==> flow/design.v <==
`timescale 1ps/1ps
module LASER (
	input CLK,
	input RST,
	input [3:0] X,
	input [3:0] Y,
	output reg [3:0] C1X,
	output reg [3:0] C1Y,
	output reg [3:0] C2X,
	output reg [3:0] C2Y,
	output DONE
);
parameter State_Data_Read									= 0,
					State_Calculate_Cover 					= 1,
					State_Next_Circle 							= 2,
					State_Refresh_Max_Cover_Circle	= 3,
					State_Data_Out 									= 4;
reg [2:0] State;
reg [3:0] DATA [39:0][1:0];  
reg [3:0] CNT_X,CNT_Y;
reg [5:0] CNT;
reg [2:0] STEP_CNT;
reg [6:0] ITER;  
reg [8:0] Calculate_REG;
reg [3:0] Distance1,Distance2,Distance3,Distance4;
reg S;
wire [3:0] Set_Circle [1:0];
reg [5:0] Max_Cover,Cover;
reg [3:0] Max_Cover_X,Max_Cover_Y;
reg inC1,inC2;
reg [7:0] sqrd1,sqrd2,sqrd3,sqrd4;
assign Set_Circle[0] = S ? C1X:C2X;
assign Set_Circle[1] = S ? C1Y:C2Y;
assign DONE = State== State_Data_Out ? 1'b1:1'b0;
always@(posedge CLK or posedge RST)begin
	if(RST)begin
		State <= State_Data_Read;	
		S<=0;
		{CNT_Y,CNT_X} <= 0;
		CNT <= 0;
		STEP_CNT <= 0;
		ITER <= 0;
		{Cover,Max_Cover} <= 0;
		{C1X,C1Y,C2X,C2Y} <= 0;
		{Max_Cover_Y,Max_Cover_X} <= 0; 
	end
	else begin
		case(State)
			State_Data_Read								:begin
				if(CNT>=39) begin
					State <= State_Calculate_Cover;
					CNT <= 0;
				end
				else CNT <= CNT+1;
				DATA[CNT][0] <= X;
				DATA[CNT][1] <= Y;
			end
			State_Calculate_Cover 				:begin  
				if(CNT>=39)begin
					State <= State_Next_Circle;
					CNT <= 0;
				end
				else begin
					CNT <= CNT+1;
				end
				if(inC1||inC2)begin
					Cover <= Cover+1;
				end
			end
			State_Next_Circle 						:begin  
				if(Cover>=Max_Cover)begin
					Max_Cover <= Cover;
					Max_Cover_Y <= CNT_Y;
					Max_Cover_X <= CNT_X;
				end
				if(Cover<=3)begin
					if(CNT_Y==15 && (CNT_X+10)>15)begin
						State <= State_Refresh_Max_Cover_Circle;
						CNT_Y <= 0;
						CNT_X <= 0;
					end
					else if((CNT_X+10)>15)begin
						CNT_Y <= CNT_Y+1;
						CNT_X <= 0;
						State <= State_Calculate_Cover;
					end
					else begin
						CNT_X <= CNT_X+10;
						State <= State_Calculate_Cover;
					end
				end
				else if(Cover<=10)begin
					if(CNT_Y==15 && (CNT_X+7)>15)begin
						State <= State_Refresh_Max_Cover_Circle;
						CNT_Y <= 0;
						CNT_X <= 0;
					end
					else if((CNT_X+7)>15)begin
						CNT_Y <= CNT_Y+1;
						CNT_X <= 0;
						State <= State_Calculate_Cover;
					end
					else begin
						CNT_X <= CNT_X+7;
						State <= State_Calculate_Cover;
					end
				end
				else if(Cover<=20)begin
					if(CNT_Y==15 && (CNT_X+3)>15)begin
						State <= State_Refresh_Max_Cover_Circle;
						CNT_Y <= 0;
						CNT_X <= 0;
					end
					else if((CNT_X+3)>15)begin
						CNT_Y <= CNT_Y+1;
						CNT_X <= 0;
						State <= State_Calculate_Cover;
					end
					else begin
						CNT_X <= CNT_X+3;
						State <= State_Calculate_Cover;
					end
				end
				else begin
					{CNT_Y,CNT_X}<= &{CNT_Y,CNT_X} ? 0:{CNT_Y,CNT_X}+1 ;
					State <= &{CNT_Y,CNT_X} ? State_Refresh_Max_Cover_Circle : State_Calculate_Cover;
				end
				Cover<=0;
			end
			State_Refresh_Max_Cover_Circle 	:begin 
				if(  (S&&{Max_Cover_Y,Max_Cover_X}=={C2Y,C2X}) ||
				 			(~S&&{Max_Cover_Y,Max_Cover_X}=={C1Y,C1X}) || (&ITER) ) State <= State_Data_Out;
				else begin 
					if(S) {C2Y,C2X} <= {Max_Cover_Y,Max_Cover_X};
					else {C1Y,C1X} <= {Max_Cover_Y,Max_Cover_X};
					State <= State_Calculate_Cover ; 
				end
				{CNT_Y,CNT_X} <= 0;
				CNT <= 0;
				STEP_CNT <= 0;
				ITER <= ITER+1;
				Cover<=0;
				S <= ~S;
			end
			State_Data_Out 								:begin 
				State <= State_Data_Read;	
				{CNT_Y,CNT_X} <= 0;
				S <= 0;
				CNT <= 0;
				STEP_CNT <= 0;
				ITER <= 0;
				{Cover,Max_Cover} <= 0;
				{C1X,C1Y,C2X,C2Y} <= 0;
				{Max_Cover_Y,Max_Cover_X} <= 0; 
			end
		endcase
	end
end
always@(*)begin
	if(State==State_Calculate_Cover)begin
		Distance1 = (CNT_X>DATA[CNT][0]) ? (CNT_X-DATA[CNT][0]):(DATA[CNT][0]-CNT_X);
		Distance2 = (CNT_Y>DATA[CNT][1]) ? (CNT_Y-DATA[CNT][1]):(DATA[CNT][1]-CNT_Y);	
		sqrd1 = Distance1*Distance1;
		sqrd2 = Distance2*Distance2;
		if( (sqrd1+sqrd2)<=16) inC1 = 1;
		else inC1 = 0;
		Distance3 = (Set_Circle[0]>DATA[CNT][0]) ? (Set_Circle[0]-DATA[CNT][0]):(DATA[CNT][0]-Set_Circle[0]);
		Distance4 = (Set_Circle[1]>DATA[CNT][1]) ? (Set_Circle[1]-DATA[CNT][1]):(DATA[CNT][1]-Set_Circle[1]);
		sqrd4 = Distance3*Distance3;
    sqrd3 = Distance4*Distance4;
		if( (sqrd3+sqrd4)<=16) inC2 = 1;
		else inC2 = 0;
	end
	else {Distance1,Distance2,inC1,inC2} = 0;
end
endmodule
# From RTL to reports: LASER
# Module LASER before and after one edit of its RTL, step after step.
# Lines under "before" count in the file above, lines under "after" in the edited file.
# "delta": "after" minus "before" as printed here. "rel_change_pct": 100 x difference / "before".
# Operators: Yosys type, input widths -> output width; for muxes data width and select width s.
# Library cell names are shortened.
# Not given: --
[design] top="LASER" clock_port="CLK" lib="sky130hd" pvt_corner="tt_025C_1v80"

# The edit
# The edit as a unified diff against the file above.
# The edit is scripted: it alters the design's behaviour and was not made to optimise anything.
# begin of diff
@@ -162,5 +162,5 @@
 		Distance2 = (CNT_Y>DATA[CNT][1]) ? (CNT_Y-DATA[CNT][1]):(DATA[CNT][1]-CNT_Y);	
 		sqrd1 = Distance1*Distance1;
-		sqrd2 = Distance2*Distance2;
+		sqrd2 = Distance2+Distance2;
 		if( (sqrd1+sqrd2)<=16) inC1 = 1;
 		else inC1 = 0;
# end of diff

# Word level
# Source: Yosys, flattened and elaborated. Widths are those after wreduce. Registers that Yosys merges into a memory's read port (data or address) are not register bits. Print and check cells do not count.
[op_classes] element="n_mul" before=4 after=3 delta=-1 rel_change_pct=-25.00
[op_classes] element="eq_ne" before=135 after=135 delta=0 rel_change_pct=0.00
[op_classes] element="logic" before=2 after=2 delta=0 rel_change_pct=0.00
[op_classes] element="reduce_logical" before=148 after=148 delta=0 rel_change_pct=0.00
[op_classes] element="add_sub_neg" before=20 after=21 delta=1 rel_change_pct=5.00
[op_classes] element="compare" before=14 after=14 delta=0 rel_change_pct=0.00
[op_classes] element="n_mux" before=189 after=189 delta=0 rel_change_pct=0.00
[ops] cell="$mul 4x4->8" before=4 after=3 delta=-1 rel_change_pct=-25.00
[ops] cell="$add 8x8->9" before=2 after=1 delta=-1 rel_change_pct=-50.00
[ops] cell="$add 4x4->5" before=0 after=1 delta=1
[ops] cell="$add 8x5->9" before=0 after=1 delta=1
# Unchanged operator kinds not shown: 67.
[bits] element="in_bits" before=10 after=10 delta=0 rel_change_pct=0.00
[bits] element="output_inout_bits" before=17 after=17 delta=0 rel_change_pct=0.00
[bits] element="ff_bits" before=381 after=381 delta=0 rel_change_pct=0.00

# Logic depth
# Yosys ltp: most cells in a row. Word level: on the elaborated netlist, between registers, memories and ports. Mapped: between sequential cells and ports; inverters and the memories' decode and read muxes count.
[depth] element="ltp_word" before=14 after=14 delta=0 rel_change_pct=0.00
[depth] element="abc_area" before="0" after="0"
[depth] element="depth_mapped" before=39 after=39 delta=0 rel_change_pct=0.00
[depth] element="ltp_nobuf" before=33 after=34 delta=1 rel_change_pct=3.03

# Netlist
# Yosys stat after the flow's synthesis: flattened, memories mapped to cells. It holds for the ABC_AREA given above (unset counts as 0); a run with the other value may have another netlist.
[mapped] element="area_um2" before=20510.9 after=20085.5 delta=-425.4 rel_change_pct=-2.07
[mapped] element="ffs" before=383 after=383 delta=0 rel_change_pct=0.00
[mapped] element="cells" before=1703 after=1594 delta=-109 rel_change_pct=-6.40
[types] type="nand2_1" before=142 after=99 delta=-43 rel_change_pct=-30.28
[types] type="nor2_1" before=84 after=50 delta=-34 rel_change_pct=-40.48
[types] type="inv_1" before=93 after=62 delta=-31 rel_change_pct=-33.33
[types] type="mux2_2" before=160 after=185 delta=25 rel_change_pct=15.62
[types] type="and3_1" before=50 after=74 delta=24 rel_change_pct=48.00
[types] type="nand4_1" before=34 after=21 delta=-13 rel_change_pct=-38.24
[types] type="ha_1" before=85 after=73 delta=-12 rel_change_pct=-14.12
[types] type="nor3_1" before=53 after=64 delta=11 rel_change_pct=20.75
[types] type="o21ai_0" before=38 after=28 delta=-10 rel_change_pct=-26.32
[types] type="fa_1" before=30 after=22 delta=-8 rel_change_pct=-26.67
[types] type="mux2i_1" before=26 after=18 delta=-8 rel_change_pct=-30.77
[types] type="nor4_1" before=18 after=10 delta=-8 rel_change_pct=-44.44
[types] type="nand3_1" before=33 after=26 delta=-7 rel_change_pct=-21.21
[types] type="a22o_1" before=9 after=16 delta=7 rel_change_pct=77.78
[types] type="a22oi_1" before=138 after=144 delta=6 rel_change_pct=4.35
[types] type="xnor2_1" before=22 after=16 delta=-6 rel_change_pct=-27.27
[types] type="nand2b_1" before=17 after=11 delta=-6 rel_change_pct=-35.29
[types] type="nor2b_1" before=13 after=18 delta=5 rel_change_pct=38.46
# Unchanged cell types not shown: 10.
# Not every row of either side is listed.

# Timing after synthesis
# Source: OpenSTA report_checks on the synthesized netlist (no wires, ideal clock, input and output delay 20% of the period each), path of least setup slack; recovery checks are left aside. Register names are those of the netlist, which keeps one name where synthesis merged equal registers.
[synth_path] element="kind" before="register -> register" after="register -> register"
[synth_path] element="startpoint" before="register CNT[3]" after="register CNT[3]"
[synth_path] element="endpoint" before="register Cover[2]" after="register Cover[1]"
[synth_path] element="setup_slack_ps" before=-20 after=390 delta=410
[synth_path] element="launch_ps" before=0 after=0 delta=0
[synth_path] element="path_buffers" before=3 after=5 delta=2 rel_change_pct=66.67
[synth_path] element="clock_period_ps" before=9000 after=9000 delta=0 rel_change_pct=0.00
[synth_path] element="arrival_ps" before=8898 after=8482 delta=-416 rel_change_pct=-4.68
[synth_path] element="setup_ps" before=122 after=128 delta=6
[synth_path] element="path_stages" before=34 after=37 delta=3 rel_change_pct=8.82
[synth_path] element="t_required_ps" before=8878 after=8872 delta=-6 rel_change_pct=-0.07
[synth_path] element="delay_ps" before=9020 after=8610 delta=-410 rel_change_pct=-4.55
[synth_path] element="period_less_setup_slack_ps" before=9020 after=8610 delta=-410 rel_change_pct=-4.55
# "delay_ps" is the arrival time less input delay plus setup time.
# "path_stages": output pins that drive a net of the path, with the launching flip-flop's if there is one; two outputs of one cell count as two.
# "period_less_setup_slack_ps" = period - worst setup slack (recovery checks aside). The figure is calculated, with input and output delays left at 20% of the set period.
# Between the ends stands the longest chain of elaborated cells between them, by number of cells; it is not shown to be the way that was timed. Of several equally long chains one is given.
# A line is the first line of the expression or statement that the cell stems from. Yosys adds cells for indexed reads and writes and turns some case tables into memories.
# At most two assigning lines are given for a register; there are more.
[synth_between_before] cell_sequence="dfrtp_1 > clkbuf_1 > clkbuf_1 > inv_1 > ha_1 > xnor2_1 > buf_2 > nor2_1 > a311oi_1 > nand3_1 > nor4_4 > mux2_2 > ha_1 > fa_1 > inv_1 > a21o_1 > a21oi_1 > a41oi_1 > mux2i_1 > xnor2_1 > or2_2 > fa_1 > fa_1 > fa_1 > inv_1 > fa_1 > ha_1 > inv_1 > fa_1 > a31oi_1 > a221oi_1 > a32oi_1 > mux2_2 > a32o_1" elab_chain_cells=14
[synth_rtl_before] element="start, declared" line=21 rtl="reg [5:0] CNT;"
[synth_rtl_before] element="start, assigned" line=54 rtl="else CNT <= CNT+1;"
[synth_rtl_before] element="start, assigned" line=64 rtl="CNT <= CNT+1;"
[synth_rtl_before] element="$sub 6x6->6" line=161 rtl="Distance1 = (CNT_X>DATA[CNT][0]) ? (CNT_X-DATA[CNT][0]):(DATA[CNT][0]-CNT_X);"
[synth_rtl_before] element="$add 7x1->7" line=161
[synth_rtl_before] element="$eq 7x7->1" line=161
[synth_rtl_before] element="$pmux 4 s79" line=161
[synth_rtl_before] element="$sub 4x4->4" line=161
[synth_rtl_before] element="$mux 4" line=161
[synth_rtl_before] element="$mul 4x4->8" line=163 rtl="sqrd1 = Distance1*Distance1;"
[synth_rtl_before] element="$add 8x8->9" line=165 rtl="if( (sqrd1+sqrd2)<=16) inC1 = 1;"
[synth_rtl_before] element="$le 9x5->1" line=165
[synth_rtl_before] element="$mux 1" line=165
[synth_rtl_before] element="$mux 1" line=160 rtl="if(State==State_Calculate_Cover)begin"
[synth_rtl_before] element="$logic_or 1x1->1" line=66 rtl="if(inC1||inC2)begin"
[synth_rtl_before] element="$mux 6" line=66
[synth_rtl_before] element="$pmux 6 s2" line=48 rtl="case(State)"
[synth_rtl_before] element="end, assigned" line=67 rtl="Cover <= Cover+1;"
[synth_rtl_before] element="end, assigned" line=128 rtl="Cover<=0;"
[synth_rtl_before] element="end, declared" line=28 rtl="reg [5:0] Max_Cover,Cover;"
[synth_between_after] cell_sequence="dfrtp_1 > buf_2 > inv_1 > ha_1 > buf_2 > nand2b_1 > clkbuf_1 > nor3_1 > nor4_1 > nand4_1 > or3_1 > buf_6 > or2_1 > buf_6 > mux2_4 > ha_1 > inv_1 > fa_1 > a21o_1 > a21oi_1 > a41oi_1 > mux2i_1 > xnor2_1 > or2_2 > fa_1 > fa_1 > fa_1 > fa_1 > inv_1 > ha_1 > a21o_1 > a2111oi_0 > a31oi_1 > o41ai_1 > nor3_1 > nor2_1 > mux2_1" elab_chain_cells=14
[synth_rtl_after] element="start, declared" line=21 rtl="reg [5:0] CNT;"
[synth_rtl_after] element="start, assigned" line=54 rtl="else CNT <= CNT+1;"
[synth_rtl_after] element="start, assigned" line=64 rtl="CNT <= CNT+1;"
[synth_rtl_after] element="$sub 6x6->6" line=161 rtl="Distance1 = (CNT_X>DATA[CNT][0]) ? (CNT_X-DATA[CNT][0]):(DATA[CNT][0]-CNT_X);"
[synth_rtl_after] element="$add 7x1->7" line=161
[synth_rtl_after] element="$eq 7x7->1" line=161
[synth_rtl_after] element="$pmux 4 s79" line=161
[synth_rtl_after] element="$sub 4x4->4" line=161
[synth_rtl_after] element="$mux 4" line=161
[synth_rtl_after] element="$mul 4x4->8" line=163 rtl="sqrd1 = Distance1*Distance1;"
[synth_rtl_after] element="$add 8x5->9" line=165 rtl="if( (sqrd1+sqrd2)<=16) inC1 = 1;"
[synth_rtl_after] element="$le 9x5->1" line=165
[synth_rtl_after] element="$mux 1" line=165
[synth_rtl_after] element="$mux 1" line=160 rtl="if(State==State_Calculate_Cover)begin"
[synth_rtl_after] element="$logic_or 1x1->1" line=66 rtl="if(inC1||inC2)begin"
[synth_rtl_after] element="$mux 6" line=66
[synth_rtl_after] element="$pmux 6 s2" line=48 rtl="case(State)"
[synth_rtl_after] element="end, assigned" line=67 rtl="Cover <= Cover+1;"
[synth_rtl_after] element="end, assigned" line=128 rtl="Cover<=0;"
[synth_rtl_after] element="end, declared" line=28 rtl="reg [5:0] Max_Cover,Cover;"

# Path in the finished layout
# Path of least setup slack in the final report of the runs of set A (OpenROAD, finished layout, wires in). Where an end is a register, its clock arrival counts in the times.
# The report prints the path's times to 10 ps; the period is as set.
[layout_path] element="kind" before="register -> register" after="register -> register"
[layout_path] element="startpoint" before="register CNT[3]" after="register CNT[3]"
[layout_path] element="endpoint" before="register Cover[4]" after="register Cover[2]"
[layout_path] element="path_buffers" before=4 after=5 delta=1 rel_change_pct=25.00
[layout_path] element="path_stages" before=34 after=34 delta=0 rel_change_pct=0.00
[layout_path] element="launch_ps" before=560 after=560 delta=0 rel_change_pct=0.00
[layout_path] element="clock_period_ps" before=8780 after=8780 delta=0 rel_change_pct=0.00
[layout_path] element="setup_slack_ps" before=240 after=300 delta=60
[layout_path] element="t_required_ps" before=9230 after=9220 delta=-10 rel_change_pct=-0.11
[layout_path] element="arrival_ps" before=8990 after=8920 delta=-70 rel_change_pct=-0.78
[layout_path] element="setup_ps" before=110 after=110 delta=0
# Between the ends stands the longest chain of elaborated cells between them, by number of cells; it is not shown to be the way that was timed. Of several equally long chains one is given.
# At most two assigning lines are given for a register; there are more.
[layout_between_before] cell_sequence="dfrtp_1 > inv_2 > ha_4 > xor2_4 > buf_4 > nor2_4 > buf_4 > buf_4 > a22oi_2 > nand4_1 > nor4_2 > nand2_1 > mux2_4 > ha_4 > a21o_1 > a21oi_1 > a41oi_2 > mux2i_1 > xnor2_1 > or2_2 > fa_1 > fa_1 > fa_1 > inv_1 > fa_1 > ha_2 > inv_1 > fa_1 > a31oi_2 > a211oi_2 > a32oi_2 > buf_12 > mux2_4 > a32o_1" elab_chain_cells=14
[layout_rtl_before] element="start, declared" line=21 rtl="reg [5:0] CNT;"
[layout_rtl_before] element="start, assigned" line=54 rtl="else CNT <= CNT+1;"
[layout_rtl_before] element="start, assigned" line=64 rtl="CNT <= CNT+1;"
[layout_rtl_before] element="$sub 6x6->6" line=161 rtl="Distance1 = (CNT_X>DATA[CNT][0]) ? (CNT_X-DATA[CNT][0]):(DATA[CNT][0]-CNT_X);"
[layout_rtl_before] element="$add 7x1->7" line=161
[layout_rtl_before] element="$eq 7x7->1" line=161
[layout_rtl_before] element="$pmux 4 s79" line=161
[layout_rtl_before] element="$sub 4x4->4" line=161
[layout_rtl_before] element="$mux 4" line=161
[layout_rtl_before] element="$mul 4x4->8" line=163 rtl="sqrd1 = Distance1*Distance1;"
[layout_rtl_before] element="$add 8x8->9" line=165 rtl="if( (sqrd1+sqrd2)<=16) inC1 = 1;"
[layout_rtl_before] element="$le 9x5->1" line=165
[layout_rtl_before] element="$mux 1" line=165
[layout_rtl_before] element="$mux 1" line=160 rtl="if(State==State_Calculate_Cover)begin"
[layout_rtl_before] element="$logic_or 1x1->1" line=66 rtl="if(inC1||inC2)begin"
[layout_rtl_before] element="$mux 6" line=66
[layout_rtl_before] element="$pmux 6 s2" line=48 rtl="case(State)"
[layout_rtl_before] element="end, assigned" line=67 rtl="Cover <= Cover+1;"
[layout_rtl_before] element="end, assigned" line=128 rtl="Cover<=0;"
[layout_rtl_before] element="end, declared" line=28 rtl="reg [5:0] Max_Cover,Cover;"
[layout_between_after] cell_sequence="dfrtp_1 > inv_1 > ha_4 > xor2_4 > buf_12 > nor3_2 > buf_4 > a222oi_1 > nand3_1 > nor3_2 > nand4_1 > buf_4 > mux2_2 > ha_4 > a21o_1 > a21oi_2 > a41oi_2 > mux2i_1 > xnor2_1 > or2_2 > fa_1 > fa_1 > fa_1 > inv_1 > fa_1 > ha_1 > a21o_1 > a2111oi_4 > a31oi_1 > o41ai_2 > buf_4 > nor3_2 > buf_4 > o41ai_1" elab_chain_cells=14
[layout_rtl_after] element="start, declared" line=21 rtl="reg [5:0] CNT;"
[layout_rtl_after] element="start, assigned" line=54 rtl="else CNT <= CNT+1;"
[layout_rtl_after] element="start, assigned" line=64 rtl="CNT <= CNT+1;"
[layout_rtl_after] element="$sub 6x6->6" line=161 rtl="Distance1 = (CNT_X>DATA[CNT][0]) ? (CNT_X-DATA[CNT][0]):(DATA[CNT][0]-CNT_X);"
[layout_rtl_after] element="$add 7x1->7" line=161
[layout_rtl_after] element="$eq 7x7->1" line=161
[layout_rtl_after] element="$pmux 4 s79" line=161
[layout_rtl_after] element="$sub 4x4->4" line=161
[layout_rtl_after] element="$mux 4" line=161
[layout_rtl_after] element="$mul 4x4->8" line=163 rtl="sqrd1 = Distance1*Distance1;"
[layout_rtl_after] element="$add 8x5->9" line=165 rtl="if( (sqrd1+sqrd2)<=16) inC1 = 1;"
[layout_rtl_after] element="$le 9x5->1" line=165
[layout_rtl_after] element="$mux 1" line=165
[layout_rtl_after] element="$mux 1" line=160 rtl="if(State==State_Calculate_Cover)begin"
[layout_rtl_after] element="$logic_or 1x1->1" line=66 rtl="if(inC1||inC2)begin"
[layout_rtl_after] element="$mux 6" line=66
[layout_rtl_after] element="$pmux 6 s2" line=48 rtl="case(State)"
[layout_rtl_after] element="end, assigned" line=67 rtl="Cover <= Cover+1;"
[layout_rtl_after] element="end, assigned" line=128 rtl="Cover<=0;"
[layout_rtl_after] element="end, declared" line=28 rtl="reg [5:0] Max_Cover,Cover;"

# Flow runs
# Runs of the flow (Yosys, OpenROAD) on both versions; the two runs of a pair have the same settings. The constraints put input and output delay at 20% of the set period each and load the outputs with 0.01 pF.
[flow_settings_set_A] period_ns=8.78 CAP_MARGIN=20 CORE_MARGIN=2 CORE_UTILIZATION=40 SLEW_MARGIN=20
[measured_set_A] element="die_footprint_um2" before=53104.9 after=52022.8 delta=-1082.1 rel_change_pct=-2.04
[measured_set_A] element="total_negative_slack_ps" before=0 after=0 delta=0
[measured_set_A] element="total_power_mw" before=3.826 after=3.769 delta=-0.057 rel_change_pct=-1.49
[measured_set_A] element="post_route_util_pct" before=48.5 after=47.0 delta=-1.5
[measured_set_A] element="hold_worst_slack_ps" before=522 after=503 delta=-19
[measured_set_A] element="ws_setup_ps" before=236 after=304 delta=68
[measured_set_A] element="period_less_ws_ps" before=8544 after=8476 delta=-68 rel_change_pct=-0.80
[measured_set_A] element="yosys.chip_area_um2" before=20510.9 after=20085.5 delta=-425.4 rel_change_pct=-2.07
[measured_set_A] element="layout_stdcell_area_um2" before=24410.9 after=23437.5 delta=-973.4 rel_change_pct=-3.99
[flow_settings_set_B] ABC_AREA=1 CORE_MARGIN=3 CORE_UTILIZATION=41 CTS_CLUSTER_DIAMETER=56 GPL_TIMING_DRIVEN=1 MAX_ROUTING_LAYER="met4" PLACE_DENSITY_LB_ADDON=0.25 SLEW_MARGIN=35 period_ns=5.74 CAP_MARGIN=20
[measured_set_B] element="die_footprint_um2" before=55509.7 after=54119.0 delta=-1390.7 rel_change_pct=-2.51
[measured_set_B] element="total_negative_slack_ps" before=-8698 after=-9096 delta=-398
[measured_set_B] element="total_power_mw" before=5.873 after=5.967 delta=0.094 rel_change_pct=1.60
[measured_set_B] element="post_route_util_pct" before=52.6 after=52.5 delta=-0.1
[measured_set_B] element="hold_worst_slack_ps" before=505 after=504 delta=-1
[measured_set_B] element="ws_setup_ps" before=-1465 after=-1524 delta=-59
[measured_set_B] element="period_less_ws_ps" before=7205 after=7264 delta=59 rel_change_pct=0.82
[measured_set_B] element="yosys.chip_area_um2" before=21614.5 after=21058.9 delta=-555.6 rel_change_pct=-2.57
[measured_set_B] element="layout_stdcell_area_um2" before=27213.6 after=26476.6 delta=-737.0 rel_change_pct=-2.71
# "period_less_ws_ps" = clock period - worst setup slack. The figure is calculated, with input and output delays left at 20% of the set period.
# "total_power_mw" is the tool's figure for a default switching activity; nothing was simulated.
